==> flow/design.v <==
module conv(clk,rst,clear,w_w,w_in,if_w,if_in,out);
 input	clk;
 input	rst;
 input	clear;
 input	w_w;
 input	if_w;	
 input [16-1:0] w_in;
 input [16-1:0] if_in;
 output signed [16*2+1:0]out;
 wire signed [16*2:0]out1;
 reg signed [16-1:0] weight [2:0];
 reg signed [16-1:0] feature [2:0];
 always@(posedge rst  or posedge clk)
begin
if(rst)
begin
weight[0]<=16'd0;
weight[1]<=16'd0;
weight[2]<=16'd0;
feature[0]<=16'd0;
feature[1]<=16'd0;
feature[2]<=16'd0;
end
else if(clear)
begin
weight[0]<=16'd0;
weight[1]<=16'd0;
weight[2]<=16'd0;
feature[0]<=16'd0;
feature[1]<=16'd0;
feature[2]<=16'd0;
end
else
begin
if(w_w==1'b1 )
begin
weight[0]<=weight[1];
weight[1]<=weight[2];
weight[2]<=w_in;
end
if(if_w==1'b1 )
begin
feature[0]<=feature[1];
feature[1]<=feature[2];
feature[2]<=if_in;
end
end
end
assign out1 = weight[2]*feature[2]+weight[1]*feature[1]+weight[0]*feature[0];
assign out  ={out1[32],out1};
endmodule
module sat_adder(in0, in1, in2, sum);
input  signed[33:0]	in0, in1, in2;
output signed[15:0]	sum;
wire signed[35:0]temp=(in0+in1+in2);
assign sum=($signed(temp)>$signed(36'd255))?16'd255:($signed(temp)<$signed(36'd0))?16'd0:temp[15:0];
endmodule
module Controller (clk, rst, ROM_IF_A, ROM_W_A, ROM_IF_OE, ROM_W_OE, RAM_A, 
					RAM_WE, RAM_OE, sel_if, sel_w, clear, done);
  parameter INIT    = 3'b000,READ_W=3'b001,WRITE=3'b010,READ_C=3'b011,READ_9=3'b100,Done=3'b101;
  input         clk;
  input         rst;
  output reg [19:0] ROM_IF_A, ROM_W_A;
  output reg		ROM_IF_OE, ROM_W_OE;
  output reg [19:0] RAM_A;
  output reg		RAM_WE;
  output reg		RAM_OE;
  output reg [2:0]  sel_if, sel_w;
  output reg		clear;
  output reg 		done;
  reg	[2:0] tsel_if, tsel_w;
  reg   [2:0]  state,n_state;
  reg	[19:0] column;
  reg   [19:0]  row;
  reg   [3:0]	counter;
always@(posedge clk or posedge rst)begin 
if(rst)
	state<=INIT;
else
	state<=n_state;
end
always@(posedge clk or posedge rst)begin 
  if(rst)begin
    counter<=4'd0;
  end
else if(state==READ_W && counter==4'd9)
      counter<=4'd0;
  else if(state==READ_W)
     counter<=counter+4'd1;
  else if(state==READ_C)
     counter<=counter+4'd1;
  else if(state==READ_9)
     counter<=counter+4'd1;
  else if(state==WRITE || state==INIT)
     counter<=4'd0;
end
always@(*)begin 
    if(state==INIT)begin
    sel_w=3'b0;
      sel_if=3'b0;
end
else if(state==READ_W)
	begin
if(counter==4'd0)begin
                  sel_w=3'b000;
		  sel_if=3'b000;
              end
else  if(counter==4'd1)begin
  			sel_w=3'b001;
		  sel_if=3'b001;
end
else if(counter==4'd2)begin
  			sel_w=3'b001;
		  sel_if=3'b001;
end
else if(counter==4'd3)begin
  			sel_w=3'b001;
		  sel_if=3'b001;
end
else   if(counter==4'd4)begin
                  sel_w=3'b010;
		  sel_if=3'b010;
              end
else   if(counter==4'd5)begin
                  sel_w=3'b010;
		  sel_if=3'b010;
              end
else   if(counter==4'd6)begin
                  sel_w=3'b010;
		  sel_if=3'b010;
              end
else  if(counter==4'd7)begin
                  sel_w=3'b100;
	          sel_if=3'b100;
              end
else  if(counter==4'd8)begin
                  sel_w=3'b100;
	          sel_if=3'b100;
              end
else  if(counter==4'd9)begin
                  sel_w=3'b100;
	          sel_if=3'b100;
              end
else begin
 	           sel_w=3'b100;
	          sel_if=3'b100;
    end
end
else if(state==READ_C)
	begin
          if(counter==4'd0)begin
                  sel_if=3'b000;
	            sel_w=3'b000;
              end
         else if(counter==4'd1)begin
                  sel_if=3'b001;
			sel_w=3'b000;
              end
         else if(counter==4'd2)begin
                  sel_if=3'b010;
			sel_w=3'b000;
              end
	 else if(counter==4'd3)begin
                  sel_if=3'b100;
			sel_w=3'b000;
              end
else  begin
			sel_if=3'b100;
			sel_w=3'b000;
end
    end
else if(state==READ_9)begin
if(counter==4'd0)begin
                  sel_w=3'b000;
		  sel_if=3'b000;
              end
else  if(counter==4'd1)begin
  			sel_w=3'b000;
		  sel_if=3'b001;
end
else if(counter==4'd2)begin
  			sel_w=3'b000;
		  sel_if=3'b001;
end
else if(counter==4'd3)begin
  			sel_w=3'b000;
		  sel_if=3'b001;
end
else   if(counter==4'd4)begin
                  sel_w=3'b000;
		  sel_if=3'b010;
              end
else   if(counter==4'd5)begin
                  sel_w=3'b000;
		  sel_if=3'b010;
              end
else   if(counter==4'd6)begin
                  sel_w=3'b000;
		  sel_if=3'b010;
              end
else  if(counter==4'd7)begin
                  sel_w=3'b000;
	          sel_if=3'b100;
              end
else  if(counter==4'd8)begin
                  sel_w=3'b000;
	          sel_if=3'b100;
              end
else  if(counter==4'd9)begin
                  sel_w=3'b000;
	          sel_if=3'b100;
              end
else begin
sel_w=3'b000;
	          sel_if=3'b100;
end
end
	else if(state==WRITE)
   begin
	          sel_if=3'b000;
                  sel_w=3'b000;
    end
     else
begin
		sel_if=3'b000;
                  sel_w=3'b000;
end
end
always@(*)begin 
if(state==INIT)
RAM_A=20'd0;
if(column==20'd0)
RAM_A=(row<<8)+column;
else
RAM_A=(row<<8)+(column-20'd2);
end
always@(*)begin 
if(state==INIT)
ROM_IF_A=20'd0;
 else   if(state==READ_W)begin
   if(counter==4'd0)begin
    ROM_IF_A=(row<<8)+(row<<1)+column;
   end
  else if(counter==4'd1)begin
    ROM_IF_A=(row<<8)+(row<<1)+(column+20'd1);
   end
   else if(counter==4'd2)begin
    ROM_IF_A=(row<<8)+(row<<1)+(column+20'd2);
   end
   else if(counter==4'd3)begin
    ROM_IF_A=((row+20'd1)<<8)+((row+20'd1)<<1)+column;
   end
    else if(counter==4'd4)begin
    ROM_IF_A=((row+20'd1)<<8)+((row+20'd1)<<1)+(column+20'd1);
   end
    else if(counter==4'd5)begin
    ROM_IF_A=((row+20'd1)<<8)+((row+20'd1)<<1)+(column+20'd2);
   end
    else if(counter==4'd6)begin
    ROM_IF_A=((row+20'd2)<<8)+((row+20'd2)<<1)+column;
   end
    else if(counter==4'd7)begin
    ROM_IF_A=((row+20'd2)<<8)+((row+20'd2)<<1)+(column+20'd1);
   end
    else if(counter==4'd8)begin
    ROM_IF_A=((row+20'd2)<<8)+((row+20'd2)<<1)+(column+20'd2);
   end
    else if(counter==4'd9)begin
    ROM_IF_A=((row+20'd2)<<8)+((row+20'd2)<<1)+(column+20'd2);
   end
else ROM_IF_A=((row+20'd2)<<8)+((row+20'd2)<<1)+(column+20'd2);
   end
   else if(state==READ_9)begin
    if(counter==4'd0)begin
    ROM_IF_A=(row<<8)+(row<<1)+column;
   end
  else if(counter==4'd1)begin
    ROM_IF_A=(row<<8)+(row<<1)+(column+20'd1);
   end
   else if(counter==4'd2)begin
    ROM_IF_A=(row<<8)+(row<<1)+(column+20'd2);
   end
   else if(counter==4'd3)begin
    ROM_IF_A=((row+20'd1)<<8)+((row+20'd1)<<1)+column;
   end
    else if(counter==4'd4)begin
    ROM_IF_A=((row+20'd1)<<8)+((row+20'd1)<<1)+(column+20'd1);
   end
    else if(counter==4'd5)begin
    ROM_IF_A=((row+20'd1)<<8)+((row+20'd1)<<1)+(column+20'd2);
   end
    else if(counter==4'd6)begin
    ROM_IF_A=((row+20'd2)<<8)+((row+20'd2)<<1)+column;
   end
    else if(counter==4'd7)begin
    ROM_IF_A=((row+20'd2)<<8)+((row+20'd2)<<1)+(column+20'd1);
   end
    else if(counter==4'd8)begin
    ROM_IF_A=((row+20'd2)<<8)+((row+20'd2)<<1)+(column+20'd2);
   end
    else if(counter==4'd9)begin
    ROM_IF_A=((row+20'd2)<<8)+((row+20'd2)<<1)+(column+20'd2);
   end
else ROM_IF_A=((row+20'd2)<<8)+((row+20'd2)<<1)+(column+20'd2);
    end   
   else if(state==READ_C)begin
          if(counter==4'd0)begin
             ROM_IF_A=(row<<8)+(row<<1)+column;
          end
         else if(counter==4'd1)begin
             ROM_IF_A=((row+20'd1)<<8)+((row+20'd1)<<1)+column;
          end
         else if(counter==4'd2)begin
             ROM_IF_A=((row+20'd2)<<8)+((row+20'd2)<<1)+column;
          end
	 else if(counter==4'd3)begin
             ROM_IF_A=((row+20'd2)<<8)+((row+20'd2)<<1)+column;
          end
         else
 ROM_IF_A=((row+20'd2)<<8)+((row+20'd2)<<1)+column;
   end
else
ROM_IF_A=20'd0;
end
always@(*)begin 
   if(state==INIT)
ROM_W_A=20'd0;
 else   if(state==READ_W)begin
          if(counter==4'd0)begin
             ROM_W_A=20'd0;
              end
         else if(counter==4'd1)begin
             ROM_W_A=20'd1;
              end
         else if(counter==4'd2)begin
             ROM_W_A=20'd2;
              end
         else if(counter==4'd3)begin
             ROM_W_A=20'd3;
              end
         else if(counter==4'd4)begin
             ROM_W_A=20'd4;
              end
         else if(counter==4'd5)begin
             ROM_W_A=20'd5;
              end
         else if(counter==4'd6)begin
             ROM_W_A=20'd6;
              end
         else if(counter==4'd7)begin
             ROM_W_A=20'd7;
              end
         else if(counter==4'd8)begin
             ROM_W_A=20'd8;
              end
	else if(counter==4'd9)begin
	ROM_W_A=20'd8;
	end
else ROM_W_A=20'd8;
    end   
else
ROM_W_A=20'd0;
end
always@(posedge clk or posedge rst)begin 
  if(rst)begin
     column<=20'd0;
	 row<=20'd0;
  end
else if (column==20'd0 && state==WRITE)
begin
column<=column+20'd3;
end
  else if(state==WRITE && column==20'd257)begin
        column<=20'd0;
        row<=row+20'd1;
   end
  else if(state==WRITE)
   column<=column+20'd1;
  else if(state==READ_C)
  row<=row;
end
always@(*)begin 
  case(state)
       INIT:begin
            n_state=READ_W;
end
       READ_W:begin
                  if(counter==4'd9)
                     n_state=WRITE;
                  else
                     n_state=READ_W;
              end
       READ_C:begin
                  if(counter==4'd3)
                     n_state=WRITE;
                  else
                     n_state=READ_C;
              end
       READ_9:begin
                  if(counter==4'd9)
                     n_state=WRITE;
                  else
                     n_state=READ_9;
              end
       WRITE:begin
                  if(column==20'd257&&row==20'd255)
                     n_state=Done;
                  else if(column==20'd257)
                     n_state=READ_9;
                  else
                     n_state=READ_C;
              end
       Done:n_state=INIT;    
 default:n_state=Done;
endcase
end
always@(*)begin  
case(state)
INIT:begin
	ROM_IF_OE=1'b0;
	ROM_W_OE=1'b0;
	RAM_WE=1'b0;
	RAM_OE=1'b0;
	clear=1'b0;
	done=1'b0;
	end
READ_W:begin
        ROM_IF_OE=1'b1;
	ROM_W_OE=1'b1;
	RAM_WE=1'b0;
	RAM_OE=1'b0;
	clear=1'b0;
	done=1'b0;
      end
WRITE:begin
      ROM_IF_OE=1'b0;
	ROM_W_OE=1'b0;
	RAM_WE=1'b1;
	RAM_OE=1'b0;
	clear=1'b0;
	done=1'b0;
	end
READ_C:begin
      ROM_IF_OE=1'b1;
	ROM_W_OE=1'b0;
	RAM_WE=1'b0;
	RAM_OE=1'b0;
	clear=1'b0;
	done=1'b0;
	end
READ_9:begin
      ROM_IF_OE=1'b1;
	ROM_W_OE=1'b0;
	RAM_WE=1'b0;
	RAM_OE=1'b0;
	clear=1'b0;
	done=1'b0;
	end
Done:begin
      ROM_IF_OE=1'b0;
	ROM_W_OE=1'b0;
	RAM_WE=1'b0;
	RAM_OE=1'b0;
	clear=1'b0;
	done=1'b1;
	end
default:begin
	ROM_IF_OE=1'b0;
	ROM_W_OE=1'b0;
	RAM_WE=1'b0;
	RAM_OE=1'b0;
	clear=1'b0;
	done=1'b0;
	end
endcase
end
endmodule
`timescale 1ns/10ps
module system (clk, rst, ROM_IF_Q, ROM_W_Q, RAM_Q, ROM_IF_A, ROM_W_A,
  ROM_IF_OE, ROM_W_OE, RAM_A, RAM_WE, RAM_OE, RAM_D, done);
  input         clk;
  input         rst;
  input  [15:0] ROM_IF_Q, ROM_W_Q;
  input  [15:0] RAM_Q;
  output [19:0] ROM_IF_A, ROM_W_A;
  output		ROM_IF_OE, ROM_W_OE;
  output [19:0] RAM_A;
  output        RAM_WE;
  output        RAM_OE;
  output [15:0] RAM_D;
  output        done;
  wire [2:0]  sel_if, sel_w;
  wire 		  clear;
  wire [33:0]	out0, out1, out2;
  conv conv1 (
  .clk(clk), .rst(rst), .clear(clear), .w_w(sel_w[0]), .w_in(ROM_W_Q), .if_w(sel_if[0]), .if_in(ROM_IF_Q), .out(out0));
  conv conv2 (
  .clk(clk), .rst(rst), .clear(clear), .w_w(sel_w[1]), .w_in(ROM_W_Q), .if_w(sel_if[1]), .if_in(ROM_IF_Q), .out(out1));
  conv conv3 (
  .clk(clk), .rst(rst), .clear(clear), .w_w(sel_w[2]), .w_in(ROM_W_Q), .if_w(sel_if[2]), .if_in(ROM_IF_Q), .out(out2));
  sat_adder a1 (
  .in0(out0), .in1(out1), .in2(out2), .sum(RAM_D));
  Controller c1(
  .clk(clk), .rst(rst), .ROM_IF_A(ROM_IF_A), .ROM_W_A(ROM_W_A), .ROM_IF_OE(ROM_IF_OE),
  .ROM_W_OE(ROM_W_OE), .RAM_A(RAM_A), .RAM_WE(RAM_WE), .RAM_OE(RAM_OE), .sel_if(sel_if),
  .sel_w(sel_w), .clear(clear), .done(done));
endmodule
== Tool chain data of system ==
The steps from the RTL of system to its reports follow in flow order.
Line numbers count from 1 in the design file above.
Cell names lack the library's common part.
The mark n/a stands for no value.

* Top module: system
* Clock: clk
* Standard-cell library: sky130hd
* Timing corner: tt_025C_1v80

== Word-level counts ==
Source: Yosys, flattened and elaborated. Widths are those after wreduce. Registers that Yosys merges into a memory's read port (data or address) are not register bits. Print and check cells do not count. Equal cells are merged and count once.

* Bits in registers: 335
* Latch bits: 0
* Bits in writable memories: 0
* Memory bits (read-only): 0
* Word width x clocked read ports: 0
* Memories kept: 0
* Bits of input ports: 50
* Output and inout port bits: 81
* Elaborated cells: 151

* Add/sub/neg operators: 29
* Multiply operators: 9
* Div/mod/pow operators: 0
* $lt $le $gt $ge: 2
* Eq/ne operators: 15
* Shifts and indexed selects: 0
* Muxes and demuxes: 61
* Bitwise logic cells: 1
* Reductions and logical operators: 12

{| class="wikitable"
|+ Operator list
! cell !! count
|-
| 16-bit by 16-bit multiplier with 32-bit output || 9
|-
| 20-bit two-way mux || 27
|-
| 20-bit adder || 14
|-
| 33-bit by 32-bit adder with 33-bit output || 3
|-
| 33-bit adder || 3
|-
| 3-bit two-way mux || 19
|-
| 20-bit by 1-bit adder with 20-bit output with constant B || 2
|-
| 20-bit by 2-bit adder with 20-bit output with constant B || 2
|-
| 36-bit by 1-bit less-than comparator with 1-bit output with constant B || 1
|-
| 36-bit by 9-bit greater-than comparator with 1-bit output with constant B || 1
|-
| 34-bit by 33-bit adder with 35-bit output || 1
|-
| 33-bit by 33-bit adder with 34-bit output || 1
|-
| 16-bit two-way mux || 2
|-
| 4-bit two-way mux || 6
|-
| 20-bit by 2-bit subtractor with 20-bit output with constant B || 1
|-
| 20-bit by 8-bit == test with 1-bit output with constant B || 1
|-
| 20-bit by 9-bit == test with 1-bit output with constant B || 1
|-
| 20-bit zero test || 1
|-
| 19-bit by 2-bit adder with 19-bit output with constant B || 1
|-
| 3-bit case mux with 6-bit select || 1
|-
| 4-bit by 3-bit == test with 1-bit output with constant B || 4
|-
| 4-bit by 2-bit == test with 1-bit output with constant B || 2
|-
| 3-bit by 2-bit == test with 1-bit output with constant B || 2
|-
| 3-bit == test with constant B || 2
|-
| 5-bit nonzero test || 1
|-
| 1-bit two-way mux || 5
|-
| 1-bit logical AND || 4
|-
| 4-bit by 1-bit adder with 4-bit output with constant B || 1
|}

Other operator kinds: 11; their cells: 11.

== Depth ==
Depth = most cells in a row (Yosys ltp): at word level without a register or memory, in the mapped netlist without a sequential cell, where the memories' decode and read muxes count.

* Word-level depth: 14
* ABC_AREA: 0
* Gate-level depth with buffers: 60
* Mapped depth without buffers: 58

== Mapped cells and area ==
Source: synth_stat.txt of the flow (Yosys; design flattened, memories mapped). It holds for the ABC_AREA given above (unset counts as 0); a run with the other value may have another netlist.
The area totals of this step are shown rounded.

* Cell count: 13,217
* Chip area (Yosys): 121,000 um^2
* Area of sequential cells: 8,460 um^2
* Flip-flop cells: 338
* Buffer cells: 451

{| class="wikitable"
|+ Cell types
! cell !! count
|-
| fa_1 || 2,608
|-
| ha_1 || 1,058
|-
| inv_1 || 3,027
|-
| dfrtp_1 || 337
|-
| and2_1 || 1,027
|-
| nand2_1 || 1,446
|-
| xnor2_1 || 442
|-
| mux2_2 || 284
|-
| a21oi_1 || 405
|-
| xor2_1 || 168
|-
| clkbuf_1 || 390
|-
| nor2_1 || 383
|-
| o21ai_0 || 254
|-
| a21o_1 || 151
|-
| nand2b_1 || 154
|-
| o21a_1 || 77
|-
| nand3_1 || 108
|-
| nor3_1 || 95
|}

Not listed: further types 81, cells in them 803.
The figures by module come from a second, unflattened synthesis with its own total; it is not the netlist above.

* Cell total of the unflattened synthesis: 13,165
* Area (unflattened synthesis): 121,000 um^2

Each row is one instance without its submodules.

{| class="wikitable"
|+ Modules
! module !! instances !! cells !! area (um^2)
|-
| conv || 3 || 3,574 || 34,400
|-
| Controller || 1 || 2,051 || 14,800
|-
| sat_adder || 1 || 392 || 3,210
|-
| system || 1 || 0 || 0.0
|}

== Path before layout ==
Source: OpenSTA report_checks on the synthesized netlist (no wires, ideal clock, input and output delay 20% of the period each), path of least setup slack; recovery checks are left aside. Register names are those of the netlist, which keeps one name where synthesis merged equal registers.

* Path type: reg2out
* Start point: register conv2.feature[1][1]
* End point: output RAM_D[3]
* Period: 22.0 ns
* Arrival time: 13.597 ns
* Data required time: 17.600 ns
* Path slack: 4.003 ns
* Path delay: 13.597 ns
* Driving pins on the path: 54
* Synthesis period reached: 17.997 ns

"path delay" is the arrival time less input delay plus setup time.
A path that ends at an output port has no setup time.
"driving pins on the path" counts driving pins, that of a launching flip-flop among them; a cell with two outputs on the path counts twice.
"synthesis period reached" = period - worst setup slack (recovery checks aside). The figure is calculated, with input and output delays left at 20% of the set period.
The rows between start and end are the longest chain of elaborated cells between them; the timing report does not say that the signal goes this way. Where chains are equally long, one stands for them.
Each line given opens the expression or statement behind the cell; cells for indexed reads and writes are added by Yosys, which also makes memories of some case tables.
A register here has more assigning lines than the two given.

* Cell sequence: dfrtp_1 clkbuf_1 nand2_1 fa_1 fa_1 fa_1 fa_1 inv_1 fa_1 inv_1 fa_1 inv_1 ha_1 a21o_1 a21o_1 a21o_1 o21a_1 nor2_1 [18 not listed] a41o_1 o31a_1 nor4_1 a311oi_1 fa_1 inv_1 ha_1 buf_2 nor3b_1 a2111oi_2 o21ai_1 or4_1 or4_1 a211o_1 nor4_1 and4_1 nand4_4 o21a_1
* Length of the longest elaborated chain: 8
* Elaborated cells on any way between the ends: 9
* Those cells by class: 4 x add/sub; 1 x mul; 2 x compare; 2 x mux

{| class="wikitable"
|+ RTL lines, path post-synthesis
! what !! RTL line !! text
|-
| start: declaration || 12 || <nowiki>reg signed [16-1:0] feature [2:0];</nowiki>
|-
| start: assignment || 21 || <nowiki>feature[1]<=16'd0;</nowiki>
|-
| start: assignment || 44 || <nowiki>feature[1]<=feature[2];</nowiki>
|-
| 16-bit by 16-bit multiplier with 32-bit output || 49 || <nowiki>assign out1 = weight[2]*feature[2]+weight[1]*feature[1]+weight[0]*feature[0];</nowiki>
|-
| 33-bit adder || 49 ||
|-
| 33-bit by 32-bit adder with 33-bit output || 49 ||
|-
| 33-bit by 33-bit adder with 34-bit output || 55 || <nowiki>wire signed[35:0]temp=(in0+in1+in2);</nowiki>
|-
| 34-bit by 33-bit adder with 35-bit output || 55 ||
|-
| 36-bit by 1-bit less-than comparator with 1-bit output || 56 || <nowiki>assign sum=($signed(temp)>$signed(36'd255))?16'd255:($signed(temp)<$signed(36'd0))?16'd0:temp[15:0];</nowiki>
|-
| 16-bit two-way mux x2 || 56 ||
|-
| end: declaration || 490 || <nowiki>output [15:0] RAM_D;</nowiki>
|}

== Timing after layout ==
From the final timing report of stored run 1: the path of least setup slack in the routed layout; clock arrival at registers is part of the times.

* Path type: reg2out
* Start point: register conv1.weight[2][6]
* End point: output RAM_D[4]
* Period: 12.0 ns
* Arrival time: 14.82 ns
* Data required time: 9.60 ns
* Path slack: -5.22 ns
* Driving pins on the path: 55

The rows between start and end are the longest chain of elaborated cells between them; the timing report does not say that the signal goes this way. Where chains are equally long, one stands for them.
A register here has more assigning lines than the two given.

* Cell sequence: dfrtp_2 buf_4 and2_1 fa_1 fa_1 ha_1 inv_1 fa_1 inv_1 fa_1 inv_1 fa_1 inv_1 ha_1 a21o_1 a31oi_1 o21ai_2 a211o_1 [19 not listed] a41o_1 o221ai_2 xor2_2 fa_1 inv_2 ha_4 nor3b_4 a2111oi_2 o21ai_1 or4_4 or4_1 a211o_1 nor4_2 and4_1 nand4_4 buf_6 o21a_1 buf_2
* Length of the longest elaborated chain: 8
* Elaborated cells on any way between the ends: 9
* Those cells by class: 4 x add/sub; 1 x mul; 2 x compare; 2 x mux

{| class="wikitable"
|+ RTL lines, path after layout
! what !! RTL line !! text
|-
| start: declaration || 11 || <nowiki>reg signed [16-1:0] weight [2:0];</nowiki>
|-
| start: assignment || 19 || <nowiki>weight[2]<=16'd0;</nowiki>
|-
| start: assignment || 39 || <nowiki>weight[2]<=w_in;</nowiki>
|-
| 16-bit by 16-bit multiplier with 32-bit output || 49 || <nowiki>assign out1 = weight[2]*feature[2]+weight[1]*feature[1]+weight[0]*feature[0];</nowiki>
|-
| 33-bit adder || 49 ||
|-
| 33-bit by 32-bit adder with 33-bit output || 49 ||
|-
| 33-bit by 33-bit adder with 34-bit output || 55 || <nowiki>wire signed[35:0]temp=(in0+in1+in2);</nowiki>
|-
| 34-bit by 33-bit adder with 35-bit output || 55 ||
|-
| 36-bit by 1-bit less-than comparator with 1-bit output || 56 || <nowiki>assign sum=($signed(temp)>$signed(36'd255))?16'd255:($signed(temp)<$signed(36'd0))?16'd0:temp[15:0];</nowiki>
|-
| 16-bit two-way mux x2 || 56 ||
|-
| end: declaration || 490 || <nowiki>output [15:0] RAM_D;</nowiki>
|}

Settings and measured results of 5 stored flow runs for module system (sky130hd), not sorted in any way. The constraints put input and output delay at 20% of the set period each and load the outputs with 0.01 pF.
"period achieved" = clock period - worst setup slack. The figure is calculated, with input and output delays left at 20% of the set period.
"power consumption" is the tool's figure for a default switching activity; nothing was simulated.
The measured numbers are rounded.

=== Stored run 1 ===
{| class="wikitable"
! Setting !! Value
|-
| MAX_ROUTING_LAYER || met4
|-
| period_ns || 12.0
|-
| CAP_MARGIN || 20
|-
| CORE_MARGIN || 2
|-
| CORE_UTILIZATION || 40
|-
| SLEW_MARGIN || 20
|-
! Result !! Value
|-
| Synthesis area || 121,000 um^2
|-
| Area of the die || 308,000 um^2
|-
| Standard-cell area of the final layout || 145,000 um^2
|-
| Utilization || 0.48
|-
| Worst setup slack after layout || -5.22 ns
|-
| Worst hold slack in the final report || 0.430 ns
|-
| Power consumption || 3,540 µW
|-
| Period achieved || 17.218 ns
|}

=== Stored run 2 ===
{| class="wikitable"
! Setting !! Value
|-
| ABC_AREA || 1
|-
| CAP_MARGIN || 25
|-
| CORE_UTILIZATION || 27
|-
| CTS_CLUSTER_DIAMETER || 192
|-
| CTS_CLUSTER_SIZE || 97
|-
| GPL_TIMING_DRIVEN || 0
|-
| HOLD_SLACK_MARGIN || 0.04
|-
| MIN_ROUTING_LAYER || met2
|-
| PLACE_DENSITY_LB_ADDON || 0.1
|-
| SETUP_SLACK_MARGIN || 2.32
|-
| period_ns || 27.4
|-
| CORE_MARGIN || 2
|-
| SLEW_MARGIN || 20
|-
! Result !! Value
|-
| Synthesis area || 124,000 um^2
|-
| Area of the die || 464,000 um^2
|-
| Standard-cell area of the final layout || 135,000 um^2
|-
| Utilization || 0.295
|-
| Worst setup slack after layout || 3.45 ns
|-
| Worst hold slack in the final report || 0.492 ns
|-
| Power consumption || 965 µW
|-
| Period achieved || 23.947 ns
|}

=== Stored run 3 ===
{| class="wikitable"
! Setting !! Value
|-
| CELL_PAD_IN_SITES_DETAIL_PLACEMENT || 0
|-
| CORE_MARGIN || 7
|-
| CORE_UTILIZATION || 15
|-
| CTS_CLUSTER_DIAMETER || 107
|-
| CTS_CLUSTER_SIZE || 82
|-
| MAX_ROUTING_LAYER || met4
|-
| MIN_ROUTING_LAYER || met2
|-
| SETUP_SLACK_MARGIN || -2.0
|-
| TNS_END_PERCENT || 85
|-
| period_ns || 36.7
|-
| CAP_MARGIN || 20
|-
| SLEW_MARGIN || 20
|-
! Result !! Value
|-
| Synthesis area || 121,000 um^2
|-
| Area of the die || 835,000 um^2
|-
| Standard-cell area of the final layout || 137,000 um^2
|-
| Utilization || 0.17
|-
| Worst setup slack after layout || 11.2 ns
|-
| Worst hold slack in the final report || 0.393 ns
|-
| Power consumption || 961 µW
|-
| Period achieved || 25.518 ns
|}

=== Stored run 4 ===
{| class="wikitable"
! Setting !! Value
|-
| ABC_AREA || 1
|-
| CAP_MARGIN || 25
|-
| CELL_PAD_IN_SITES_GLOBAL_PLACEMENT || 3
|-
| CORE_MARGIN || 6
|-
| CORE_UTILIZATION || 16
|-
| CTS_CLUSTER_DIAMETER || 192
|-
| CTS_CLUSTER_SIZE || 97
|-
| GPL_TIMING_DRIVEN || 1
|-
| HOLD_SLACK_MARGIN || 0.04
|-
| MAX_ROUTING_LAYER || met4
|-
| MIN_ROUTING_LAYER || met2
|-
| PLACE_DENSITY_LB_ADDON || 0.1
|-
| SETUP_SLACK_MARGIN || 2.32
|-
| period_ns || 27.4
|-
| SLEW_MARGIN || 20
|-
! Result !! Value
|-
| Synthesis area || 124,000 um^2
|-
| Area of the die || 795,000 um^2
|-
| Standard-cell area of the final layout || 141,000 um^2
|-
| Utilization || 0.183
|-
| Worst setup slack after layout || 4.89 ns
|-
| Worst hold slack in the final report || 0.432 ns
|-
| Power consumption || 1,160 µW
|-
| Period achieved || 22.507 ns
|}

=== Stored run 5 ===
{| class="wikitable"
! Setting !! Value
|-
| CELL_PAD_IN_SITES_GLOBAL_PLACEMENT || 1
|-
| CORE_MARGIN || 9
|-
| CORE_UTILIZATION || 40
|-
| GPL_ROUTABILITY_DRIVEN || 1
|-
| GPL_TIMING_DRIVEN || 0
|-
| PLACE_DENSITY_LB_ADDON || 0.11
|-
| SLEW_MARGIN || 40
|-
| TNS_END_PERCENT || 35
|-
| period_ns || 17.0
|-
| CAP_MARGIN || 20
|-
! Result !! Value
|-
| Synthesis area || 121,000 um^2
|-
| Area of the die || 324,000 um^2
|-
| Standard-cell area of the final layout || 135,000 um^2
|-
| Utilization || 0.448
|-
| Worst setup slack after layout || -1.85 ns
|-
| Worst hold slack in the final report || 0.411 ns
|-
| Power consumption || 2,260 µW
|-
| Period achieved || 18.853 ns
|}
